==> flow/design.v <==
`timescale 1ns / 1ps
module digits(
    input clk,
    input reset,
	input [2:0] state,
    input [5:0] seconds, minutes,
    input [4:0] hours,
    output reg [3:0] ones,
    output reg [3:0] tens,
    output reg [3:0] hundreds,
    output reg [3:0] thousands
    );
    always @(posedge clk or posedge reset)
    begin
        if (reset) begin
            ones <= 0;
            tens <= 0;
            hundreds <= 0;
            thousands <= 0;
        end 
        else begin
			if(state==0 || state==1 || state==4) begin
				ones <= minutes % 10;
				tens <= minutes / 10;
				hundreds <= hours % 10;
				thousands <= hours / 10;
			end
			else if(state==2 || state==3) begin
				ones <= seconds % 10;
				tens <= seconds / 10;
				hundreds <= minutes % 10;
				thousands <= minutes / 10;
			end
        end
    end
endmodule
`timescale 1ns / 1ps
module seven_seg(
    input clk_100MHz,
    input por,
    input reset,
    input [2:0] state,
    input start_stop,
    input inc,
    input tm_state,
	input sw_state,
	input alarm_state,
	input [31:0] scount,
    input [1:0] edit_place,
    input [3:0] ones,
    input [3:0] tens,
    input [3:0] hundreds,
    input [3:0] thousands,
    output reg [0:6] seg,       
    output reg [3:0] digit     
    );
    parameter ZERO  = 7'b000_0001;  
    parameter ONE   = 7'b100_1111;  
    parameter TWO   = 7'b001_0010;  
    parameter THREE = 7'b000_0110;  
    parameter FOUR  = 7'b100_1100;  
    parameter FIVE  = 7'b010_0100; 
    parameter SIX   = 7'b010_0000;  
    parameter SEVEN = 7'b000_1111;
    parameter EIGHT = 7'b000_0000;  
    parameter NINE  = 7'b000_0100;  
    reg [1:0] digit_select;      
    reg [16:0] digit_timer;      
     reg sclk;
     integer count;
     always @(posedge clk_100MHz) begin
          if(por) begin
              count<=0;
              sclk<=0;
          end
          else if(count==24) begin 
              count<=0;
              sclk<=~sclk;
          end 
          else count<=count+1;
     end
    always @(posedge clk_100MHz or posedge reset) begin
        if(reset) begin
            digit_select <= 0;
            digit_timer <= 0; 
        end
        else if(por) begin
            digit_select <= 0;
            digit_timer <= 0;
        end
        else                                         
            if(digit_timer == 3 ) begin 
                digit_timer <= 0;                    
                digit_select <=  digit_select + 1;
            end
            else
                digit_timer <=  digit_timer + 1;
    end
    always @(digit_select) begin
        case(digit_select) 
            2'b00 : digit = 4'b1110;  
            2'b01 : digit = 4'b1101;  
            2'b10 : digit = 4'b1011;  
            2'b11 : digit = 4'b0111;  
        endcase
    end
    always @* begin
        seg = 7'b111_1111;
        case(digit_select)
            2'b00 : begin 
						if(state==0 && alarm_state==1 && start_stop && scount>1) begin  
                            if(sclk==1'b0) begin
                                seg=7'b111_1111;
                            end
                            else begin
                                case(ones)
                                    4'b0000 : seg = ZERO;
                                    4'b0001 : seg = ONE;
                                    4'b0010 : seg = TWO;
                                    4'b0011 : seg = THREE;
                                    4'b0100 : seg = FOUR;
                                    4'b0101 : seg = FIVE;
                                    4'b0110 : seg = SIX;
                                    4'b0111 : seg = SEVEN;
                                    4'b1000 : seg = EIGHT;
                                    4'b1001 : seg = NINE;
                                endcase
                            end
                        end
						else if(state==0 && inc && scount>14) begin  
                            if(sclk==1'b0) begin
                                seg=7'b111_1111;
                            end
                            else begin
                                case(ones)
                                    4'b0000 : seg = ZERO;
                                    4'b0001 : seg = ONE;
                                    4'b0010 : seg = TWO;
                                    4'b0011 : seg = THREE;
                                    4'b0100 : seg = FOUR;
                                    4'b0101 : seg = FIVE;
                                    4'b0110 : seg = SIX;
                                    4'b0111 : seg = SEVEN;
                                    4'b1000 : seg = EIGHT;
                                    4'b1001 : seg = NINE;
                                endcase
                            end
                        end
                        else if(state==1  && edit_place==0) begin
                            if(sclk==1'b0) begin
                                seg=7'b111_1111;
                            end
                            else begin
                                case(ones)
                                    4'b0000 : seg = ZERO;
                                    4'b0001 : seg = ONE;
                                    4'b0010 : seg = TWO;
                                    4'b0011 : seg = THREE;
                                    4'b0100 : seg = FOUR;
                                    4'b0101 : seg = FIVE;
                                    4'b0110 : seg = SIX;
                                    4'b0111 : seg = SEVEN;
                                    4'b1000 : seg = EIGHT;
                                    4'b1001 : seg = NINE;
                                endcase
                            end
                        end
                        else if(state==1  && edit_place==2) begin
                            if(sclk==1'b0) begin
                                seg=7'b111_1111;
                            end
                            else begin
                                case(ones)
                                    4'b0000 : seg = ZERO;
                                    4'b0001 : seg = ONE;
                                    4'b0010 : seg = TWO;
                                    4'b0011 : seg = THREE;
                                    4'b0100 : seg = FOUR;
                                    4'b0101 : seg = FIVE;
                                    4'b0110 : seg = SIX;
                                    4'b0111 : seg = SEVEN;
                                    4'b1000 : seg = EIGHT;
                                    4'b1001 : seg = NINE;
                                endcase
                            end
                        end
                        else if(state==2 && tm_state==0 &&  edit_place==0) begin
                            if(sclk==1'b0) begin
                                seg=7'b111_1111;
                            end
                            else begin
                                case(ones)
                                    4'b0000 : seg = ZERO;
                                    4'b0001 : seg = ONE;
                                    4'b0010 : seg = TWO;
                                    4'b0011 : seg = THREE;
                                    4'b0100 : seg = FOUR;
                                    4'b0101 : seg = FIVE;
                                    4'b0110 : seg = SIX;
                                    4'b0111 : seg = SEVEN;
                                    4'b1000 : seg = EIGHT;
                                    4'b1001 : seg = NINE;
                                endcase
                            end
                        end
						else if(state==3 && sw_state==0) begin
                            if(sclk==1'b0) begin
                                seg=7'b111_1111;
                            end
                            else begin
                                case(ones)
                                    4'b0000 : seg = ZERO;
                                    4'b0001 : seg = ONE;
                                    4'b0010 : seg = TWO;
                                    4'b0011 : seg = THREE;
                                    4'b0100 : seg = FOUR;
                                    4'b0101 : seg = FIVE;
                                    4'b0110 : seg = SIX;
                                    4'b0111 : seg = SEVEN;
                                    4'b1000 : seg = EIGHT;
                                    4'b1001 : seg = NINE;
                                endcase
                            end
                        end
						else if(state==4 && alarm_state==0 &&  edit_place==0) begin
                            if(sclk==1'b0) begin
                                seg=7'b111_1111;
                            end
                            else begin
                                case(ones)
                                    4'b0000 : seg = ZERO;
                                    4'b0001 : seg = ONE;
                                    4'b0010 : seg = TWO;
                                    4'b0011 : seg = THREE;
                                    4'b0100 : seg = FOUR;
                                    4'b0101 : seg = FIVE;
                                    4'b0110 : seg = SIX;
                                    4'b0111 : seg = SEVEN;
                                    4'b1000 : seg = EIGHT;
                                    4'b1001 : seg = NINE;
                                endcase
                            end
                        end
                        else begin
                            case(ones)
                                4'b0000 : seg = ZERO;
                                4'b0001 : seg = ONE;
                                4'b0010 : seg = TWO;
                                4'b0011 : seg = THREE;
                                4'b0100 : seg = FOUR;
                                4'b0101 : seg = FIVE;
                                4'b0110 : seg = SIX;
                                4'b0111 : seg = SEVEN;
                                4'b1000 : seg = EIGHT;
                                4'b1001 : seg = NINE;
                            endcase
                        end
            end               
            2'b01 : begin      
						if(state==0 && alarm_state==1 && start_stop && scount>1) begin
                            if(sclk==1'b0) begin
                                seg=7'b111_1111;
                            end
                            else begin
                                case(tens)
                                    4'b0000 : seg = ZERO;
                                    4'b0001 : seg = ONE;
                                    4'b0010 : seg = TWO;
                                    4'b0011 : seg = THREE;
                                    4'b0100 : seg = FOUR;
                                    4'b0101 : seg = FIVE;
                                    4'b0110 : seg = SIX;
                                    4'b0111 : seg = SEVEN;
                                    4'b1000 : seg = EIGHT;
                                    4'b1001 : seg = NINE;
                                endcase
                            end
                        end
						else if(state==0 && inc && scount>14) begin  
                            if(sclk==1'b0) begin
                                seg=7'b111_1111;
                            end
                            else begin
                                case(tens)
                                    4'b0000 : seg = ZERO;
                                    4'b0001 : seg = ONE;
                                    4'b0010 : seg = TWO;
                                    4'b0011 : seg = THREE;
                                    4'b0100 : seg = FOUR;
                                    4'b0101 : seg = FIVE;
                                    4'b0110 : seg = SIX;
                                    4'b0111 : seg = SEVEN;
                                    4'b1000 : seg = EIGHT;
                                    4'b1001 : seg = NINE;
                                endcase
                            end
                        end
                        else if(state==1 && edit_place==0) begin
                            if(sclk==1'b0) begin
                                seg=7'b111_1111;
                            end
                            else begin
                                case(tens)
                                    4'b0000 : seg = ZERO;
                                    4'b0001 : seg = ONE;
                                    4'b0010 : seg = TWO;
                                    4'b0011 : seg = THREE;
                                    4'b0100 : seg = FOUR;
                                    4'b0101 : seg = FIVE;
                                    4'b0110 : seg = SIX;
                                    4'b0111 : seg = SEVEN;
                                    4'b1000 : seg = EIGHT;
                                    4'b1001 : seg = NINE;
                                endcase
                            end
                        end
                        else if(state==1  && edit_place==2) begin
                            if(sclk==1'b0) begin
                                seg=7'b111_1111;
                            end
                            else begin
                                case(tens)
                                    4'b0000 : seg = ZERO;
                                    4'b0001 : seg = ONE;
                                    4'b0010 : seg = TWO;
                                    4'b0011 : seg = THREE;
                                    4'b0100 : seg = FOUR;
                                    4'b0101 : seg = FIVE;
                                    4'b0110 : seg = SIX;
                                    4'b0111 : seg = SEVEN;
                                    4'b1000 : seg = EIGHT;
                                    4'b1001 : seg = NINE;
                                endcase
                            end
                        end
                        else if(state==2 && tm_state==0 && edit_place==0) begin
                            if(sclk==1'b0) begin
                                seg=7'b111_1111;
                            end
                            else begin
                                case(tens)
                                    4'b0000 : seg = ZERO;
                                    4'b0001 : seg = ONE;
                                    4'b0010 : seg = TWO;
                                    4'b0011 : seg = THREE;
                                    4'b0100 : seg = FOUR;
                                    4'b0101 : seg = FIVE;
                                    4'b0110 : seg = SIX;
                                    4'b0111 : seg = SEVEN;
                                    4'b1000 : seg = EIGHT;
                                    4'b1001 : seg = NINE;
                                endcase
                            end
                        end
						else if(state==3 && sw_state==0) begin
                            if(sclk==1'b0) begin
                                seg=7'b111_1111;
                            end
                            else begin
                                case(tens)
                                    4'b0000 : seg = ZERO;
                                    4'b0001 : seg = ONE;
                                    4'b0010 : seg = TWO;
                                    4'b0011 : seg = THREE;
                                    4'b0100 : seg = FOUR;
                                    4'b0101 : seg = FIVE;
                                    4'b0110 : seg = SIX;
                                    4'b0111 : seg = SEVEN;
                                    4'b1000 : seg = EIGHT;
                                    4'b1001 : seg = NINE;
                                endcase
                            end
                        end
						else if(state==4 && alarm_state==0 &&  edit_place==0) begin
                            if(sclk==1'b0) begin
                                seg=7'b111_1111;
                            end
                            else begin
                                case(tens)
                                    4'b0000 : seg = ZERO;
                                    4'b0001 : seg = ONE;
                                    4'b0010 : seg = TWO;
                                    4'b0011 : seg = THREE;
                                    4'b0100 : seg = FOUR;
                                    4'b0101 : seg = FIVE;
                                    4'b0110 : seg = SIX;
                                    4'b0111 : seg = SEVEN;
                                    4'b1000 : seg = EIGHT;
                                    4'b1001 : seg = NINE;
                                endcase
                            end
                        end
                        else begin
                            case(tens)
                                4'b0000 : seg = ZERO;
                                4'b0001 : seg = ONE;
                                4'b0010 : seg = TWO;
                                4'b0011 : seg = THREE;
                                4'b0100 : seg = FOUR;
                                4'b0101 : seg = FIVE;
                                4'b0110 : seg = SIX;
                                4'b0111 : seg = SEVEN;
                                4'b1000 : seg = EIGHT;
                                4'b1001 : seg = NINE;
                            endcase
                        end
                    end
            2'b10 : begin   
						if(state==0 && alarm_state==1 && start_stop && scount>1) begin  
                            if(sclk==1'b0) begin
                                seg=7'b111_1111;
                            end
                            else begin
                                case(hundreds)
                                    4'b0000 : seg = ZERO;
                                    4'b0001 : seg = ONE;
                                    4'b0010 : seg = TWO;
                                    4'b0011 : seg = THREE;
                                    4'b0100 : seg = FOUR;
                                    4'b0101 : seg = FIVE;
                                    4'b0110 : seg = SIX;
                                    4'b0111 : seg = SEVEN;
                                    4'b1000 : seg = EIGHT;
                                    4'b1001 : seg = NINE;
                                endcase
                            end
                        end
						else if(state==0 && inc && scount>14) begin  
                            if(sclk==1'b0) begin
                                seg=7'b111_1111;
                            end
                            else begin
                                case(hundreds)
                                    4'b0000 : seg = ZERO;
                                    4'b0001 : seg = ONE;
                                    4'b0010 : seg = TWO;
                                    4'b0011 : seg = THREE;
                                    4'b0100 : seg = FOUR;
                                    4'b0101 : seg = FIVE;
                                    4'b0110 : seg = SIX;
                                    4'b0111 : seg = SEVEN;
                                    4'b1000 : seg = EIGHT;
                                    4'b1001 : seg = NINE;
                                endcase
                            end
                        end
                        else if(state==1  && edit_place==1) begin
                            if(sclk==1'b0) begin
                                seg=7'b111_1111;
                            end
                            else begin
                                case(hundreds)
                                    4'b0000 : seg = ZERO;
                                    4'b0001 : seg = ONE;
                                    4'b0010 : seg = TWO;
                                    4'b0011 : seg = THREE;
                                    4'b0100 : seg = FOUR;
                                    4'b0101 : seg = FIVE;
                                    4'b0110 : seg = SIX;
                                    4'b0111 : seg = SEVEN;
                                    4'b1000 : seg = EIGHT;
                                    4'b1001 : seg = NINE;
                                endcase
                            end
                        end
                        else if(state==1  && edit_place==3) begin
                            if(sclk==1'b0) begin
                                seg=7'b111_1111;
                            end
                            else begin
                                case(hundreds)
                                    4'b0000 : seg = ZERO;
                                    4'b0001 : seg = ONE;
                                    4'b0010 : seg = TWO;
                                    4'b0011 : seg = THREE;
                                    4'b0100 : seg = FOUR;
                                    4'b0101 : seg = FIVE;
                                    4'b0110 : seg = SIX;
                                    4'b0111 : seg = SEVEN;
                                    4'b1000 : seg = EIGHT;
                                    4'b1001 : seg = NINE;
                                endcase
                            end
                        end
                        else if(state==2 && tm_state==0 && edit_place==1) begin
                            if(sclk==1'b0) begin
                                seg=7'b111_1111;
                            end
                            else begin
                                case(hundreds)
                                    4'b0000 : seg = ZERO;
                                    4'b0001 : seg = ONE;
                                    4'b0010 : seg = TWO;
                                    4'b0011 : seg = THREE;
                                    4'b0100 : seg = FOUR;
                                    4'b0101 : seg = FIVE;
                                    4'b0110 : seg = SIX;
                                    4'b0111 : seg = SEVEN;
                                    4'b1000 : seg = EIGHT;
                                    4'b1001 : seg = NINE;
                                endcase
                            end
                        end
						else if(state==3 && sw_state==0) begin
                            if(sclk==1'b0) begin
                                seg=7'b111_1111;
                            end
                            else begin
                                case(hundreds)
                                    4'b0000 : seg = ZERO;
                                    4'b0001 : seg = ONE;
                                    4'b0010 : seg = TWO;
                                    4'b0011 : seg = THREE;
                                    4'b0100 : seg = FOUR;
                                    4'b0101 : seg = FIVE;
                                    4'b0110 : seg = SIX;
                                    4'b0111 : seg = SEVEN;
                                    4'b1000 : seg = EIGHT;
                                    4'b1001 : seg = NINE;
                                endcase
                            end
                        end
						else if(state==4 && alarm_state==0 && edit_place==1) begin
                            if(sclk==1'b0) begin
                                seg=7'b111_1111;
                            end
                            else begin
                                case(hundreds)
                                    4'b0000 : seg = ZERO;
                                    4'b0001 : seg = ONE;
                                    4'b0010 : seg = TWO;
                                    4'b0011 : seg = THREE;
                                    4'b0100 : seg = FOUR;
                                    4'b0101 : seg = FIVE;
                                    4'b0110 : seg = SIX;
                                    4'b0111 : seg = SEVEN;
                                    4'b1000 : seg = EIGHT;
                                    4'b1001 : seg = NINE;
                                endcase
                            end
                        end
                        else begin
                            case(hundreds)
                                4'b0000 : seg = ZERO;
                                4'b0001 : seg = ONE;
                                4'b0010 : seg = TWO;
                                4'b0011 : seg = THREE;
                                4'b0100 : seg = FOUR;
                                4'b0101 : seg = FIVE;
                                4'b0110 : seg = SIX;
                                4'b0111 : seg = SEVEN;
                                4'b1000 : seg = EIGHT;
                                4'b1001 : seg = NINE;
                            endcase
                        end
                    end
            2'b11 : begin     
						if(state==0 && alarm_state==1 && start_stop && scount>1) begin  
                            if(sclk==1'b0) begin
                                seg=7'b111_1111;
                            end
                            else begin
                                case(thousands)
                                    4'b0000 : seg = ZERO;
                                    4'b0001 : seg = ONE;
                                    4'b0010 : seg = TWO;
                                    4'b0011 : seg = THREE;
                                    4'b0100 : seg = FOUR;
                                    4'b0101 : seg = FIVE;
                                    4'b0110 : seg = SIX;
                                    4'b0111 : seg = SEVEN;
                                    4'b1000 : seg = EIGHT;
                                    4'b1001 : seg = NINE;
                                endcase
                            end
                        end
						else if(state==0 && inc && scount>14) begin  
                            if(sclk==1'b0) begin
                                seg=7'b111_1111;
                            end
                            else begin
                                case(thousands)
                                    4'b0000 : seg = ZERO;
                                    4'b0001 : seg = ONE;
                                    4'b0010 : seg = TWO;
                                    4'b0011 : seg = THREE;
                                    4'b0100 : seg = FOUR;
                                    4'b0101 : seg = FIVE;
                                    4'b0110 : seg = SIX;
                                    4'b0111 : seg = SEVEN;
                                    4'b1000 : seg = EIGHT;
                                    4'b1001 : seg = NINE;
                                endcase
                            end
                        end
                        else if(state==1  && edit_place==1) begin
                            if(sclk==1'b0) begin
                                seg=7'b111_1111;
                            end
                            else begin
                                case(thousands)
                                    4'b0000 : seg = ZERO;
                                    4'b0001 : seg = ONE;
                                    4'b0010 : seg = TWO;
                                    4'b0011 : seg = THREE;
                                    4'b0100 : seg = FOUR;
                                    4'b0101 : seg = FIVE;
                                    4'b0110 : seg = SIX;
                                    4'b0111 : seg = SEVEN;
                                    4'b1000 : seg = EIGHT;
                                    4'b1001 : seg = NINE;
                                endcase
                            end
                        end
                        else if(state==1  && edit_place==3) begin
                            if(sclk==1'b0) begin
                                seg=7'b111_1111;
                            end
                            else begin
                                case(thousands)
                                    4'b0000 : seg = ZERO;
                                    4'b0001 : seg = ONE;
                                    4'b0010 : seg = TWO;
                                    4'b0011 : seg = THREE;
                                    4'b0100 : seg = FOUR;
                                    4'b0101 : seg = FIVE;
                                    4'b0110 : seg = SIX;
                                    4'b0111 : seg = SEVEN;
                                    4'b1000 : seg = EIGHT;
                                    4'b1001 : seg = NINE;
                                endcase
                            end
                        end
                        else if(state==2 && tm_state==0 && edit_place==1) begin
                            if(sclk==1'b0) begin
                                seg=7'b111_1111;
                            end
                            else begin
                                case(thousands)
                                    4'b0000 : seg = ZERO;
                                    4'b0001 : seg = ONE;
                                    4'b0010 : seg = TWO;
                                    4'b0011 : seg = THREE;
                                    4'b0100 : seg = FOUR;
                                    4'b0101 : seg = FIVE;
                                    4'b0110 : seg = SIX;
                                    4'b0111 : seg = SEVEN;
                                    4'b1000 : seg = EIGHT;
                                    4'b1001 : seg = NINE;
                                endcase
                            end
                        end
						else if(state==3 && sw_state==0) begin
                            if(sclk==1'b0) begin
                                seg=7'b111_1111;
                            end
                            else begin
                                case(thousands)
                                    4'b0000 : seg = ZERO;
                                    4'b0001 : seg = ONE;
                                    4'b0010 : seg = TWO;
                                    4'b0011 : seg = THREE;
                                    4'b0100 : seg = FOUR;
                                    4'b0101 : seg = FIVE;
                                    4'b0110 : seg = SIX;
                                    4'b0111 : seg = SEVEN;
                                    4'b1000 : seg = EIGHT;
                                    4'b1001 : seg = NINE;
                                endcase
                            end
                        end
						else if(state==4 && alarm_state==0 && edit_place==1) begin
                            if(sclk==1'b0) begin
                                seg=7'b111_1111;
                            end
                            else begin
                                case(thousands)
                                    4'b0000 : seg = ZERO;
                                    4'b0001 : seg = ONE;
                                    4'b0010 : seg = TWO;
                                    4'b0011 : seg = THREE;
                                    4'b0100 : seg = FOUR;
                                    4'b0101 : seg = FIVE;
                                    4'b0110 : seg = SIX;
                                    4'b0111 : seg = SEVEN;
                                    4'b1000 : seg = EIGHT;
                                    4'b1001 : seg = NINE;
                                endcase
                            end
                        end
                        else begin
                            case(thousands)
                                4'b0000 : seg = ZERO;
                                4'b0001 : seg = ONE;
                                4'b0010 : seg = TWO;
                                4'b0011 : seg = THREE;
                                4'b0100 : seg = FOUR;
                                4'b0101 : seg = FIVE;
                                4'b0110 : seg = SIX;
                                4'b0111 : seg = SEVEN;
                                4'b1000 : seg = EIGHT;
                                4'b1001 : seg = NINE;
                            endcase
                        end
                    end
        endcase
    end
endmodule
module top(input clk, por, reset, start_stop, mode, edit_shift, inc, output reg buzzer, output [0:6] seg,output [3:0] digit,output reg [4:0] mode_value);
reg [1:0] edit_place;
reg [5:0] seconds,minutes;
reg [4:0] hours;
reg [5:0] seconds_temp,minutes_temp;
reg [4:0] hours_temp;
reg [5:0] al_minutes;
reg [4:0] al_hours;
reg [4:0] day_temp;
reg [3:0] month_temp;
wire [3:0] ones,tens,hundreds,thousands;
parameter clock = 0;
parameter edit =1;
parameter timer =2; 
parameter stop_watch=3;
parameter alarm=4;
parameter tm_stop=0;
parameter tm_start=1;
parameter sw_stop=0;
parameter sw_start=1;
parameter alarm_off=0;
parameter alarm_on=1;
reg tm_state, tm_nstate;
reg sw_state, sw_nstate;
reg alarm_state, alarm_nstate;
reg [2:0] state, nstate;   
reg trigger;
reg sclk;
integer count;
reg[31:0] scount;
reg[31:0] a_count;
digits digits_1(clk,reset,state,seconds,minutes,hours,ones,tens,hundreds,thousands);
seven_seg seven_seg_1(clk,por,reset,state,start_stop,inc,tm_state,sw_state,alarm_state,scount,edit_place,ones,tens,hundreds,thousands,seg,digit);
 always @(posedge clk) begin
     if(por) begin
         count<=0;
         sclk<=0;
     end
     else if(count==49) begin 
         count<=0;
         sclk<=~sclk;
     end 
     else count<=count+1;
 end
 always @(posedge clk) begin
  if(por) begin
	seconds_temp<=0;
	minutes_temp<=0;
	hours_temp<=0;
	buzzer<=0;
	a_count<=0;
  end
  else begin
	if(state==edit) begin
		if(edit_place==0 || edit_place==1) begin
			if (reset==1 && scount==16) begin
				hours_temp<=hours;
				minutes_temp<=minutes;
				seconds_temp<=seconds;
			end
			else if (inc==1 && scount==16) begin
				hours_temp<=hours;
				minutes_temp<=minutes;
			end
		end
	end
	if(sclk==1'b1 && count==0) begin  
		seconds_temp<=seconds_temp + 1; 
		if(seconds_temp==59) begin 
			seconds_temp<=0;  
			minutes_temp<=minutes_temp + 1;
			if(minutes_temp==59) begin 
				minutes_temp<=0; 
				hours_temp<=hours_temp + 1; 
			   if(hours_temp==23) begin  
					hours_temp<=0; 
				end 
			end
		end     
	end
	if(hours_temp==al_hours && minutes_temp==al_minutes && alarm_state==alarm_on) begin
		if(seconds_temp==0)
			buzzer<=1;
		else if(start_stop && buzzer==1) begin
			if(a_count<15)
				a_count<=a_count + 1;
			else if(start_stop && a_count==15) begin
				buzzer<=0;
				a_count<=a_count + 1;
			end
			else
				a_count<=a_count + 1;		
		end
		else
			a_count<=0;
	end
	else begin
		a_count<=0;
		buzzer<=0;
	end
  end
 end
always @(posedge clk) begin
    if(por)
        mode_value<=5'b10000;
    else if(state==clock)
        mode_value<=5'b10000;
    else if(state==edit)
        mode_value<=5'b01000;
    else if(state==timer)
        mode_value<=5'b00100;
    else if(state==stop_watch)
        mode_value<=5'b00010;
	else if(state==alarm)
        mode_value<=5'b00001;
end
always@(posedge clk) begin
  if(por) begin
	day_temp<=1;
	month_temp<=1;
  end
  else begin
	if(state==edit) begin
		if(edit_place==2 || edit_place==3) begin
			if (reset==1 && scount==16) begin
				day_temp<=hours;
				month_temp<=minutes;
			end
			else if (inc==1 && scount==16) begin
				day_temp<=hours;
				month_temp<=minutes;
			end
		end
	end
	if(seconds_temp==59 && minutes_temp==59 && hours_temp==23 && sclk==1 && count==49) begin
		day_temp<=day_temp + 1;
		if(month_temp==2 && day_temp==28) begin
			day_temp<=1;
			month_temp<=month_temp + 1;
		end
		else if(day_temp== (30+(month_temp & 1)^(month_temp>7))) begin 
			day_temp<=1;
			month_temp<=month_temp + 1;
			if(month_temp==12) 
				month_temp<=1;
		end
	end
  end
end
always @(posedge(clk)) begin
  if(por) begin
	edit_place<=0;
	seconds<=0;
	minutes<=0;
	hours<=0;
	al_minutes<=0;
	al_hours<=0;
	tm_state<=tm_stop;
	tm_nstate<=tm_stop;
	sw_state<=sw_stop;
	sw_nstate<=sw_stop;
	alarm_state<=alarm_off;
	alarm_nstate<=alarm_off;
	state<=clock;
	nstate<=clock;
	trigger<=0;
	scount<=0;
  end
  else
	case(state)
	clock: begin
		if(mode) begin
            if(scount<15)  
                scount<=scount+1;
            else begin
                if(mode && scount==15) begin  
					nstate<=edit;
					trigger<=1; 
                    scount<=scount+1;
                end
                else begin
					nstate<=nstate;
                    scount<=scount+1;
                end
            end
        end
		else if(alarm_state==alarm_on && start_stop) begin
			if(scount<15)
					scount<=scount + 1;
				else begin
					hours<=al_hours;
					minutes<=al_minutes;
				end
		end
		else if(inc) begin 
			if(scount<15)
				scount<=scount + 1;
			else begin
				hours<=day_temp;
				minutes<=month_temp;
			end
		end
		else begin
		    scount<=0;
			state<=nstate;
			hours<=hours_temp;
			minutes<=minutes_temp;
			seconds<=seconds_temp;
			alarm_state<=alarm_nstate;
		end
	end
	edit: begin
		if(trigger) begin
			edit_place<=0;
			trigger<=0;
		end
		if(reset) begin 
			if(scount<15)  
				scount<=scount+1;
			else begin
				if(reset && scount==15) begin  
					if(edit_place==0 || edit_place==1) begin
						seconds<=0;
						minutes<=0;
						hours<=0;
					end
					else begin
						hours<=1;
						minutes<=1;
					end
					scount<=scount+1;
				end
				else begin
					scount<=scount+1;
				end
			end
		end
		else if(mode) begin
			if(scount<15)  
				scount<=scount+1;
			else begin
				if(mode && scount==15) begin  
					nstate<=timer;
					scount<=scount+1;
				end
				else begin
					nstate<=nstate;
					scount<=scount+1;
					trigger<=1;
				end
			end
		end
		else if(edit_shift) begin
			if(scount<15)  
				scount<=scount+1;
			else begin
				if(edit_shift && scount==15) begin  
					scount<=scount+1;
					if(edit_place<3)
						edit_place<=edit_place + 1;
					else
						edit_place<=0;
				end
				else begin
					scount<=scount+1;
					edit_place<=edit_place;
				end
			end
		end
		else if(inc) begin
			if(scount<15)  
				scount<=scount+1;
			else begin
				if(inc && scount==15) begin  
					if(edit_place==0) begin  
						if(minutes<59)
							minutes<=minutes+1;
						else
							minutes<=0;
					end
					else if(edit_place==1) begin  
						if(hours<23)
							hours<=hours+1;
						else
							hours<=0;
					end 
					else if(edit_place==2) begin  
						if(minutes<12)
							minutes<=minutes + 1;
						else
							minutes<=1;
					end
					else if(edit_place==3) begin  
						if(minutes==2) begin
							if(hours<28)
								hours<=hours + 1;
							else
								hours<=1;
						end
						else begin
							if(hours < (30+(month_temp & 1)^(month_temp>7)))
								hours<=hours + 1;
							else
								hours<=1;
						end
					end
					scount<=scount+1;
				end
				else begin
					scount<=scount+1;
				end
			end
		end
		else begin
			if(edit_place==0 || edit_place==1) begin
				if(minutes!=minutes_temp || hours!=hours_temp) begin
					minutes<=minutes_temp;
					hours<=hours_temp;
				end
			end
			else begin
				if(minutes!=month_temp || hours!=day_temp) begin
					minutes<=month_temp;
					hours<=day_temp;
				end
			end
			scount<=0;
			if (nstate==timer)
				trigger<=1;
			state<=nstate;
		end
	  end
	timer: begin
		if(trigger) begin
			edit_place<=0;
			minutes<=0;
			seconds<=0;
			trigger<=0;
		end
		case(tm_state)
			tm_stop: begin
				if(reset == 1'b1) begin 
					if(scount<15)  
						scount<=scount+1;
					else begin
						if(reset && scount==15) begin  
							seconds<=0;
							minutes<=0;
							scount<=scount+1;
						end
						else begin
							seconds<=seconds;
							minutes<=minutes;
							scount<=scount+1;
						end
					end
				end
				else if(mode) begin
					if(scount<15)  
						scount<=scount+1;
					else begin
						if(mode && scount==15) begin   
							nstate<=stop_watch;
							trigger<=1;
							scount<=scount+1;
						end
						else begin
							nstate<=nstate;
							scount<=scount+1;
						end
					end
				end
				else if(inc) begin
					if(scount<15)  
						scount<=scount+1;
					else begin
						if(inc && scount==15) begin  
							if(edit_place==1) begin
								if(minutes<60)
									minutes<=minutes+1;
								else
									minutes<=0;
							end 
							else begin
								if(seconds<59)
									seconds<=seconds+1;
								else
									seconds<=0;
							end
							scount<=scount+1;
						end
						else begin
							scount<=scount+1;
							minutes<=minutes;
							seconds<=seconds;
						end
					end
				end
				else if(edit_shift) begin
					if(scount<15)  
						scount<=scount+1;
					else begin
						if(edit_shift && scount==15) begin  
							scount<=scount+1;
							if(edit_place<1)
								edit_place<=edit_place + 1;
							else
								edit_place<=0;
						end
						else begin
							edit_place<=edit_place;
							scount<=scount+1;
						end
					end
				end
				else if(start_stop) begin
					if(scount<15)  
						scount<=scount+1;
					else begin
						if(start_stop && scount==15) begin  
							tm_nstate<=tm_start;
							scount<=scount+1;
						end
						else begin
							tm_nstate<=tm_nstate;
							scount<=scount+1;
						end
					end
				end
				else begin
					scount<=0;
					if (nstate==stop_watch)
						trigger<=1;
					state<=nstate;
					tm_state<=tm_nstate;
				end
			end
			tm_start: begin
				if(start_stop) begin
					if(scount<15)  
						scount<=scount+1;
					else begin
						if(start_stop && scount==15) begin  
							tm_nstate<=tm_stop;
							scount<=scount+1;
						end
						else begin
							tm_nstate<=tm_nstate;
							scount<=scount+1;
						end
					end
				end
				else begin
					scount<=0;
					tm_state<=tm_nstate;
					if(sclk==1'b1 && count==0 && tm_nstate==tm_start) begin  
						if(minutes>0) begin
							if(seconds>0) 
								seconds<=seconds-1;
							else begin
								minutes<=minutes-1;
								seconds<=6'd59;
							end
						end
						else begin
							if(seconds==0) begin
							    tm_nstate<=tm_stop;
								seconds<=seconds;
								minutes<=minutes;
							end
							else
								seconds<=seconds-1;
						end		
					end
				end
			end
			default: begin
				tm_state<=tm_stop;
				seconds<=seconds;
				minutes<=minutes;
			end
		endcase
		end
		stop_watch: begin
			if(trigger) begin
				edit_place<=0;
				minutes<=0;
				seconds<=0;
				trigger<=0;
			end
			case(sw_state)
			sw_stop: begin
				if(reset == 1'b1) begin 
					if(scount<15)  
						scount<=scount+1;
					else begin
						if(reset && scount==15) begin  
							seconds<=0;
							minutes<=0;
							scount<=scount+1;
						end
						else begin
							seconds<=seconds;
							minutes<=minutes;
							scount<=scount+1;
						end
					end
				end
				else if(mode) begin
					if(scount<15)  
						scount<=scount+1;
					else begin
						if(mode && scount==15) begin   
							nstate<=alarm;
							scount<=scount+1;
						end
						else begin
							nstate<=nstate;
							scount<=scount+1;
							trigger<=1;
						end
					end
				end
				else if(start_stop) begin
					if(scount<15)  
						scount<=scount+1;
					else begin
						if(start_stop && scount==15) begin  
							sw_nstate<=sw_start;
							scount<=scount+1;
						end
						else begin
							sw_nstate<=sw_nstate;
							scount<=scount+1;
						end
					end
				end
				else begin
					scount<=0;
					if (nstate==alarm)
						trigger<=1;
					state<=nstate;
					sw_state<=sw_nstate;
				end
			end
			sw_start: begin
				if(start_stop) begin
					if(scount<15)  
						scount<=scount+1;
					else begin
						if(start_stop && scount==15) begin  
							sw_nstate<=sw_stop;
							scount<=scount+1;
						end
						else begin
							sw_nstate<=sw_nstate;
							scount<=scount+1;
						end
					end
				end
				else begin
					scount<=0;
					sw_state<=sw_nstate;
					if(sclk==1'b1 && count==0 && sw_nstate==sw_start) begin  
						if(minutes<59) begin
							if(seconds<59) 
								seconds<=seconds+1;
							else begin
								minutes<=minutes+1;
								seconds<=6'd00;
							end
						end
						else begin
							if(seconds==6'd59) begin
							    sw_nstate<=sw_stop;
								seconds<=seconds;
								minutes<=minutes;
							end
							else
								seconds<=seconds+1;
						end		
					end
				end
			end
			default: begin
				sw_state<=sw_stop;
				seconds<=seconds;
				minutes<=minutes;
			end
			endcase
		end
		alarm: begin
			if(trigger) begin
				edit_place<=0;
				minutes<=al_minutes;
				hours  <=al_hours;
				trigger<=0;
			end
			case(alarm_state)
				alarm_off: begin
					if(mode) begin
						if(scount<15)  
							scount<=scount+1;
						else begin
							if(mode && scount==15) begin   
								nstate<=clock;
								scount<=scount+1;
							end
							else begin
								nstate<=nstate;
								scount<=scount+1;
							end
						end
					end
					else if(start_stop) begin
						if(scount<15)  
							scount<=scount+1;
						else begin
							if(start_stop && scount==15) begin  
								alarm_nstate<=alarm_on;
								scount<=scount+1;
							end
							else begin
								alarm_nstate<=alarm_nstate;
								scount<=scount+1;
							end
						end
					end
					else if(inc) begin
						if(scount<15)  
							scount<=scount+1;
						else begin
							if(inc && scount==15) begin  
								if(edit_place==1) begin
									if(hours<23)
										hours<=hours+1;
									else
										hours<=0;
								end 
								else if(edit_place==0) begin
									if(minutes<59)
										minutes<=minutes+1;
									else
										minutes<=0;
								end
								scount<=scount+1;
							end
							else begin
								scount<=scount+1;
							end
						end
					end
					else if(edit_shift) begin
						if(scount<15)  
							scount<=scount+1;
						else begin
							if(edit_shift && scount==15) begin  
								scount<=scount+1;
								if(edit_place<1)
									edit_place<=edit_place + 1;
								else
									edit_place<=0;
							end
							else begin
								edit_place<=edit_place;
								scount<=scount+1;
							end
						end
					end
					else begin
						scount<=0;
						al_minutes<=minutes;
						al_hours<=hours;
						state<=nstate;
						alarm_state<=alarm_nstate;
					end
				end
				alarm_on: begin
					if(mode) begin
						if(scount<15)  
							scount<=scount+1;
						else begin
							if(mode && scount==15) begin   
								nstate<=clock;
								scount<=scount+1;
							end
							else begin
								nstate<=nstate;
								scount<=scount+1;
							end
						end
					end
					else if(start_stop) begin
						if(scount<15)  
							scount<=scount+1;
						else begin
							if(start_stop && scount==15) begin  
								alarm_nstate<=alarm_off;
								scount<=scount+1;
							end
							else begin
								alarm_nstate<=alarm_nstate;
								scount<=scount+1;
							end
						end
					end
					else begin
						scount<=0;
						state<=nstate;
						alarm_state<=alarm_nstate;
					end
				end
			endcase
		end
		default: begin
			state<=clock;
			seconds<=seconds;
			minutes<=minutes;
			hours<=hours;
		end
	endcase
end
endmodule
# ---- From RTL to reports: top
# Module top before and after one edit of its RTL, step after step.
# Lines under "before" count in the file above, lines under "after" in the edited file.
# "diff" is "after" less "before", of the values as shown.
# Cell names lack the library's common part.
# Not given: n/a
dict set report design {
  top_module {top}
  clock {clk}
  lib {sky130hd}
  lib_corner {tt_025C_1v80}
}

# ---- Edit of the RTL
# The edit as a unified diff against the file above.
# A script made this edit. It changes what the design does and was not meant as an optimisation.
# begin of diff
@@ -707,5 +707,9 @@
     end
 endmodule
-module top(input clk, por, reset, start_stop, mode, edit_shift, inc, output reg buzzer, output [0:6] seg,output [3:0] digit,output reg [4:0] mode_value);
+module top(input clk, por, reset, start_stop, mode, edit_shift, inc, output reg buzzer, output [0:6] seg_pad,output [3:0] digit,output reg [4:0] mode_value);
+wire [0:6] seg;
+reg [0:6] seg_reg;
+always @(posedge clk) seg_reg <= seg;
+assign seg_pad = seg_reg;
 reg [1:0] edit_place;
 reg [5:0] seconds,minutes;
# end of diff

# ---- After elaboration
# Yosys after proc, flatten, opt, wreduce and memory -nomap, before mapping. Memory bits, and registers merged into a memory's read port (data or address), are not among the register bits. Print and check cells are not counted.
# Memory sizes are those after Yosys's memory passes, which may raise the word count (mostly to a power of two), join words into wider ones and drop unused or constant bits.
# item before after diff
set word_totals {}
lappend word_totals {ff_bits 240 247 7}
lappend word_totals {rom_bits 3584 3584 0}
lappend word_totals {memories 32 32 0}
lappend word_totals {inputBits 7 7 0}
lappend word_totals {out_inout_bits 17 17 0}
lappend word_totals {wordCells 717 718 1}
# item before after
set mem_list {}
lappend mem_list {mem_shapes {16 x 7 bit 1R0W; 16 x 7 bit 1R0W; 16 x 7 bit 1R0W; 16 x 7 bit 1R0W; 16 x 7 bit 1R0W; 16 x 7 bit 1R0W; (+26)} {16 x 7 bit 1R0W; 16 x 7 bit 1R0W; 16 x 7 bit 1R0W; 16 x 7 bit 1R0W; 16 x 7 bit 1R0W; 16 x 7 bit 1R0W; (+26)}}
# A list marked (+n) leaves out that many cells.
# item before after diff
set op_classes {}
lappend op_classes {addsub 18 18 0}
lappend op_classes {n_div 6 6 0}
lappend op_classes {cmp 16 16 0}
lappend op_classes {equal 120 120 0}
lappend op_classes {n_mux 389 389 0}
lappend op_classes {n_logic 11 11 0}
lappend op_classes {n_reduce_logical 88 88 0}
# op before after diff
set ops {}
lappend ops {{6-bit 2-to-1 mux} 90 90 0}
lappend ops {{1-bit 2-to-1 mux} 70 70 0}
lappend ops {{7-bit 2-to-1 mux} 56 56 0}
lappend ops {{5-bit 2-to-1 mux} 51 51 0}
lappend ops {{2-bit != test with constant B} 50 50 0}
lappend ops {{3-bit 2-to-1 mux} 39 39 0}
lappend ops {{1-bit logical AND} 36 36 0}
lappend ops {{2-bit 2-to-1 mux} 20 20 0}
lappend ops {{32-bit 2-to-1 mux} 20 20 0}
lappend ops {{4-bit 2-to-1 mux} 16 16 0}
lappend ops {{3-bit != test with constant B} 16 16 0}
lappend ops {{2-bit nonzero test} 11 11 0}
lappend ops {{1-bit NOT} 10 10 0}
lappend ops {{1-bit logical OR} 7 7 0}
lappend ops {{1-bit case mux with 2-bit select} 7 7 0}
lappend ops {{3-bit by 2-bit != test with 1-bit output with constant B} 6 6 0}
lappend ops {{5-bit != test with constant B} 6 6 0}
lappend ops {{6-bit by 1-bit adder with 6-bit output with constant B} 4 4 0}
lappend ops {{2-bit equality test with constant B} 4 4 0}
lappend ops {{3-bit by 2-bit equality test with 1-bit output with constant B} 4 4 0}
lappend ops {{6-bit case mux with 2-bit select} 4 4 0}
lappend ops {{2-bit OR reduction} 4 4 0}
lappend ops {{5-bit by 1-bit adder with 5-bit output with constant B} 3 3 0}
lappend ops {{6-bit equality test with constant B} 3 3 0}
lappend ops {{6-bit less-than comparator with constant B} 3 3 0}
lappend ops {{6-bit != test with constant B} 3 3 0}
lappend ops {{32-bit case mux with 2-bit select} 3 3 0}
lappend ops {{3-bit AND reduction} 3 3 0}
# Not every row of either side is listed.

# ---- Depth
# Longest topological path by Yosys (ltp), each cell counted once; first at word level (registers and memories cut), then after technology mapping (sequential cells cut; the memories' decode and read muxes count).
# item before after diff
set depth {}
lappend depth {word_depth 16 16 0}
lappend depth {ABC_AREA 0 0 n/a}
lappend depth {mapped_depth 17 18 1}

# ---- Netlist
# The flow's flattened synthesis, as Yosys stat reports it; memories are mapped. The netlist is that of the ABC_AREA named above (0 if unset); the other value can give another one.
# item before after diff
set synth_totals {}
lappend synth_totals {cells 2360 2370 10}
lappend synth_totals {synth_area_um2 17340.4 17641.9 301.5}
lappend synth_totals {seq_area_um2 4929.7 5069.9 140.2}
lappend synth_totals {ffs 238 245 7}
lappend synth_totals {buf_cells 163 160 -3}
# type before after diff
set types {}
lappend types {a21oi_1 172 195 23}
lappend types {nor3_1 70 91 21}
lappend types {xor2_1 90 107 17}
lappend types {nor2_1 341 326 -15}
lappend types {and3_1 44 31 -13}
lappend types {nand3_1 104 93 -11}
lappend types {or2_2 19 8 -11}
lappend types {a311oi_1 14 4 -10}
lappend types {clkbuf_1 137 128 -9}
lappend types {nand4_1 48 57 9}
lappend types {a221oi_1 12 3 -9}
lappend types {nor3b_1 16 8 -8}
lappend types {o22ai_1 10 18 8}
lappend types {o41ai_1 10 2 -8}
lappend types {dfxtp_1 205 212 7}
lappend types {nand2_1 203 196 -7}
lappend types {buf_1 18 11 -7}
lappend types {buf_2 3 10 7}
# Not every row of either side is listed.
# The figures by module come from a second, unflattened synthesis with its own total; it is not the netlist above.
# item before after diff
set unflattened {}
lappend unflattened {hier_cells 2349 2344 -5}
lappend unflattened {hier_area_um2 17954.7 17788.3 -166.4}
# Each row is one instance without its submodules.
# mod instances cells area_um2 mod_seq_area_um2
set by_module_before {}
lappend by_module_before {top 1 1681 12490.7 3443.3}
lappend by_module_before {seven_seg 1 450 3714.8 1136.1}
lappend by_module_before {digits 1 218 1749.2 350.3}
# mod instances cells area_um2 mod_seq_area_um2
set by_module_after {}
lappend by_module_after {top 1 1676 12324.3 3583.4}
lappend by_module_after {seven_seg 1 450 3714.8 1136.1}
lappend by_module_after {digits 1 218 1749.2 350.3}

# ---- Timing after synthesis
# Source: OpenSTA report_checks on the synthesized netlist (no wires, ideal clock, input and output delay 20% of the period each), path of least setup slack; recovery checks are left aside. Register names are those of the netlist, which keeps one name where synthesis merged equal registers.
# item before after diff
set synth_timing {}
lappend synth_timing {path_kind {input to output} {input to register} n/a}
lappend synth_timing {start {input start_stop} {input reset} n/a}
lappend synth_timing {end {output seg[0]} {register state[1]} n/a}
lappend synth_timing {clock_period_ps 10000 10000 0}
lappend synth_timing {in_delay_ps 2000 2000 0}
lappend synth_timing {launch_ps 2000 2000 0}
lappend synth_timing {arrival_time_ps 3861 4367 506}
lappend synth_timing {slack_ps 4139 5505 1366}
lappend synth_timing {delay_ps 1861 2495 634}
lappend synth_timing {driving_pins 10 9 -1}
lappend synth_timing {n_path_buf 2 2 0}
lappend synth_timing {synth_period_reached_ps 5861 4495 -1366}
# "delay_ps" is the arrival time less input delay plus setup time.
# At an output port there is no setup time.
# "driving_pins" counts driving pins, that of a launching flip-flop among them; a cell with two outputs on the path counts twice.
# "synth_period_reached_ps" is the clock period less the worst setup slack; recovery checks do not enter. This is arithmetic on one report: input and output delays are still those of the set period (20% each).
# Between the ends stands the longest chain of elaborated cells between them, by number of cells; it is not shown to be the way that was timed. Of several equally long chains one is given.
# Each line given opens the expression or statement behind the cell; cells for indexed reads and writes are added by Yosys, which also makes memories of some case tables.
# A register here has more assigning lines than the two given.
dict set report synth_between_before {
  cell_sequence {clkbuf_1 > and2_1 > clkbuf_1 > a21oi_1 > o21ai_0 > a31oi_1 > a21oi_1 > nand3b_1 > nor2_1 > a41oi_1}
  elab_chain_cells 4
}
# item line_no
set synth_rtl_before {}
lappend synth_rtl_before {{start, declared} 709} ;# module top(input clk, por, reset, start_stop, mode, edit_shift, inc, output reg buzzer, output [0:6] seg,outpu ...
lappend synth_rtl_before {{1-bit logical AND x2} 558} ;# if(state==0 && alarm_state==1 && start_stop && scount>1) begin
lappend synth_rtl_before {{7-bit 2-to-1 mux} 558}
lappend synth_rtl_before {{7-bit case mux with 4-bit select} 109} ;# case(digit_select)
lappend synth_rtl_before {{end, declared} 709}
dict set report synth_between_after {
  cell_sequence {clkbuf_1 > inv_1 > clkbuf_1 > o211ai_1 > o31ai_1 > a21oi_1 > nor2_1 > mux2i_1 > nor2_1}
  elab_chain_cells 3
}
# item line_no
set synth_rtl_after {}
lappend synth_rtl_after {{start, declared} 709} ;# module top(input clk, por, reset, start_stop, mode, edit_shift, inc, output reg buzzer, output [0:6] seg_pad,o ...
lappend synth_rtl_after {{3-bit 2-to-1 mux} 1205} ;# if(reset == 1'b1) begin
lappend synth_rtl_after {{3-bit 2-to-1 mux} 1203} ;# case(sw_state)
lappend synth_rtl_after {{3-bit case mux with 5-bit select} 882} ;# case(state)
lappend synth_rtl_after {{end, assigned} 876} ;# state<=clock;
lappend synth_rtl_after {{end, assigned} 917} ;# state<=nstate;
lappend synth_rtl_after {{end, declared} 738} ;# reg [2:0] state, nstate;

# ---- Worst path after layout
# From the final timing report of the runs of pair 1: the path of least setup slack in the routed layout; clock arrival at registers is part of the times.
# The path's times are printed in steps of 10 ps; the period is the one set.
# item before after diff
set layout_timing {}
lappend layout_timing {path_kind {input to output} {input to register} n/a}
lappend layout_timing {start {input start_stop} {input mode} n/a}
lappend layout_timing {end {output seg[5]} {register scount[11]} n/a}
lappend layout_timing {clock_period_ps 7580 7580 0}
lappend layout_timing {in_delay_ps 1520 1520 0}
lappend layout_timing {launch_ps 1520 1520 0}
lappend layout_timing {arrival_time_ps 5210 5210 0}
lappend layout_timing {slack_ps 860 2800 1940}
lappend layout_timing {driving_pins 9 9 0}
lappend layout_timing {n_path_buf 3 1 -2}
# Between the ends stands the longest chain of elaborated cells between them, by number of cells; it is not shown to be the way that was timed. Of several equally long chains one is given.
# A register here has more assigning lines than the two given.
dict set report layout_between_before {
  cell_sequence {clkdlybuf4s50_1 > buf_4 > nand2_1 > nand2b_1 > a31oi_1 > a21oi_1 > o21ai_0 > a41oi_1 > clkdlybuf4s50_1}
  elab_chain_cells 4
}
# item line_no
set layout_rtl_before {}
lappend layout_rtl_before {{start, declared} 709} ;# module top(input clk, por, reset, start_stop, mode, edit_shift, inc, output reg buzzer, output [0:6] seg,outpu ...
lappend layout_rtl_before {{1-bit logical AND x2} 558} ;# if(state==0 && alarm_state==1 && start_stop && scount>1) begin
lappend layout_rtl_before {{7-bit 2-to-1 mux} 558}
lappend layout_rtl_before {{7-bit case mux with 4-bit select} 109} ;# case(digit_select)
lappend layout_rtl_before {{end, declared} 709}
dict set report layout_between_after {
  cell_sequence {clkdlybuf4s50_1 > nor4_1 > o2bb2ai_1 > nor4_1 > nand2_1 > nand2_1 > o22ai_1 > a22oi_1 > nor2_1}
  elab_chain_cells 4
}
# item line_no
set layout_rtl_after {}
lappend layout_rtl_after {{start, declared} 709} ;# module top(input clk, por, reset, start_stop, mode, edit_shift, inc, output reg buzzer, output [0:6] seg_pad,o ...
lappend layout_rtl_after {{32-bit 2-to-1 mux} 1221} ;# else if(mode) begin
lappend layout_rtl_after {{32-bit 2-to-1 mux} 1205} ;# if(reset == 1'b1) begin
lappend layout_rtl_after {{32-bit case mux with 2-bit select} 1203} ;# case(sw_state)
lappend layout_rtl_after {{32-bit case mux with 5-bit select} 882} ;# case(state)
lappend layout_rtl_after {{end, assigned} 886} ;# scount<=scount+1;
lappend layout_rtl_after {{end, assigned} 891} ;# scount<=scount+1;
lappend layout_rtl_after {{end, declared} 742} ;# reg[31:0] scount;

# ---- Measured runs
# Both versions went through the flow (Yosys, OpenROAD) with the same settings in each pair. Constraints: input delay and output delay 20% of the set period each, output load 0.01 pF.
dict set report settings_pair_1 {
  CORE_UTILIZATION 40
  period_ns 7.58
  CAP_MARGIN 20
  CORE_MARGIN 2
  SLEW_MARGIN 20
}
# item before after diff
set measured_pair_1 {}
lappend measured_pair_1 {synth_area_um2 17340.4 17641.9 301.5}
lappend measured_pair_1 {die_um2 45033.1 45800.3 767.2}
lappend measured_pair_1 {finalCellArea_um2 18920.6 19178.4 257.8}
lappend measured_pair_1 {post_route_util_pct 44.1 44.3 0.2}
lappend measured_pair_1 {setup_worst_slack_ps 857 2800 1943}
lappend measured_pair_1 {final_setup_tns_ps 0 0 0}
lappend measured_pair_1 {hold_worst_slack_ps 462 465 3}
lappend measured_pair_1 {total_power_mw 3.124 3.290 0.166}
lappend measured_pair_1 {achieved_clock_period_ps 6723 4780 -1943}
dict set report settings_pair_2 {
  CELL_PAD_IN_SITES_DETAIL_PLACEMENT 0
  CELL_PAD_IN_SITES_GLOBAL_PLACEMENT 2
  CORE_UTILIZATION 23
  GPL_ROUTABILITY_DRIVEN 1
  PLACE_DENSITY_LB_ADDON 0.2
  SETUP_SLACK_MARGIN -1.06
  TNS_END_PERCENT 50
  period_ns 11.3
  CAP_MARGIN 20
  CORE_MARGIN 2
  SLEW_MARGIN 20
}
# item before after diff
set measured_pair_2 {}
lappend measured_pair_2 {synth_area_um2 17340.4 17641.9 301.5}
lappend measured_pair_2 {die_um2 77604.0 78935.7 1331.7}
lappend measured_pair_2 {finalCellArea_um2 19521.2 20038.0 516.8}
lappend measured_pair_2 {post_route_util_pct 26.2 26.4 0.2}
lappend measured_pair_2 {setup_worst_slack_ps 3182 5995 2813}
lappend measured_pair_2 {final_setup_tns_ps 0 0 0}
lappend measured_pair_2 {hold_worst_slack_ps 463 457 -6}
lappend measured_pair_2 {total_power_mw 2.152 2.400 0.248}
lappend measured_pair_2 {achieved_clock_period_ps 8118 5305 -2813}
# By "achieved_clock_period_ps" is meant the clock period of the run minus its worst setup slack. This is arithmetic on one report: input and output delays are still those of the set period (20% each).
# By "total_power_mw" is meant OpenSTA's value without simulated activity: inputs other than the clock are taken to toggle once in ten clock periods, and the tool carries that through the logic.
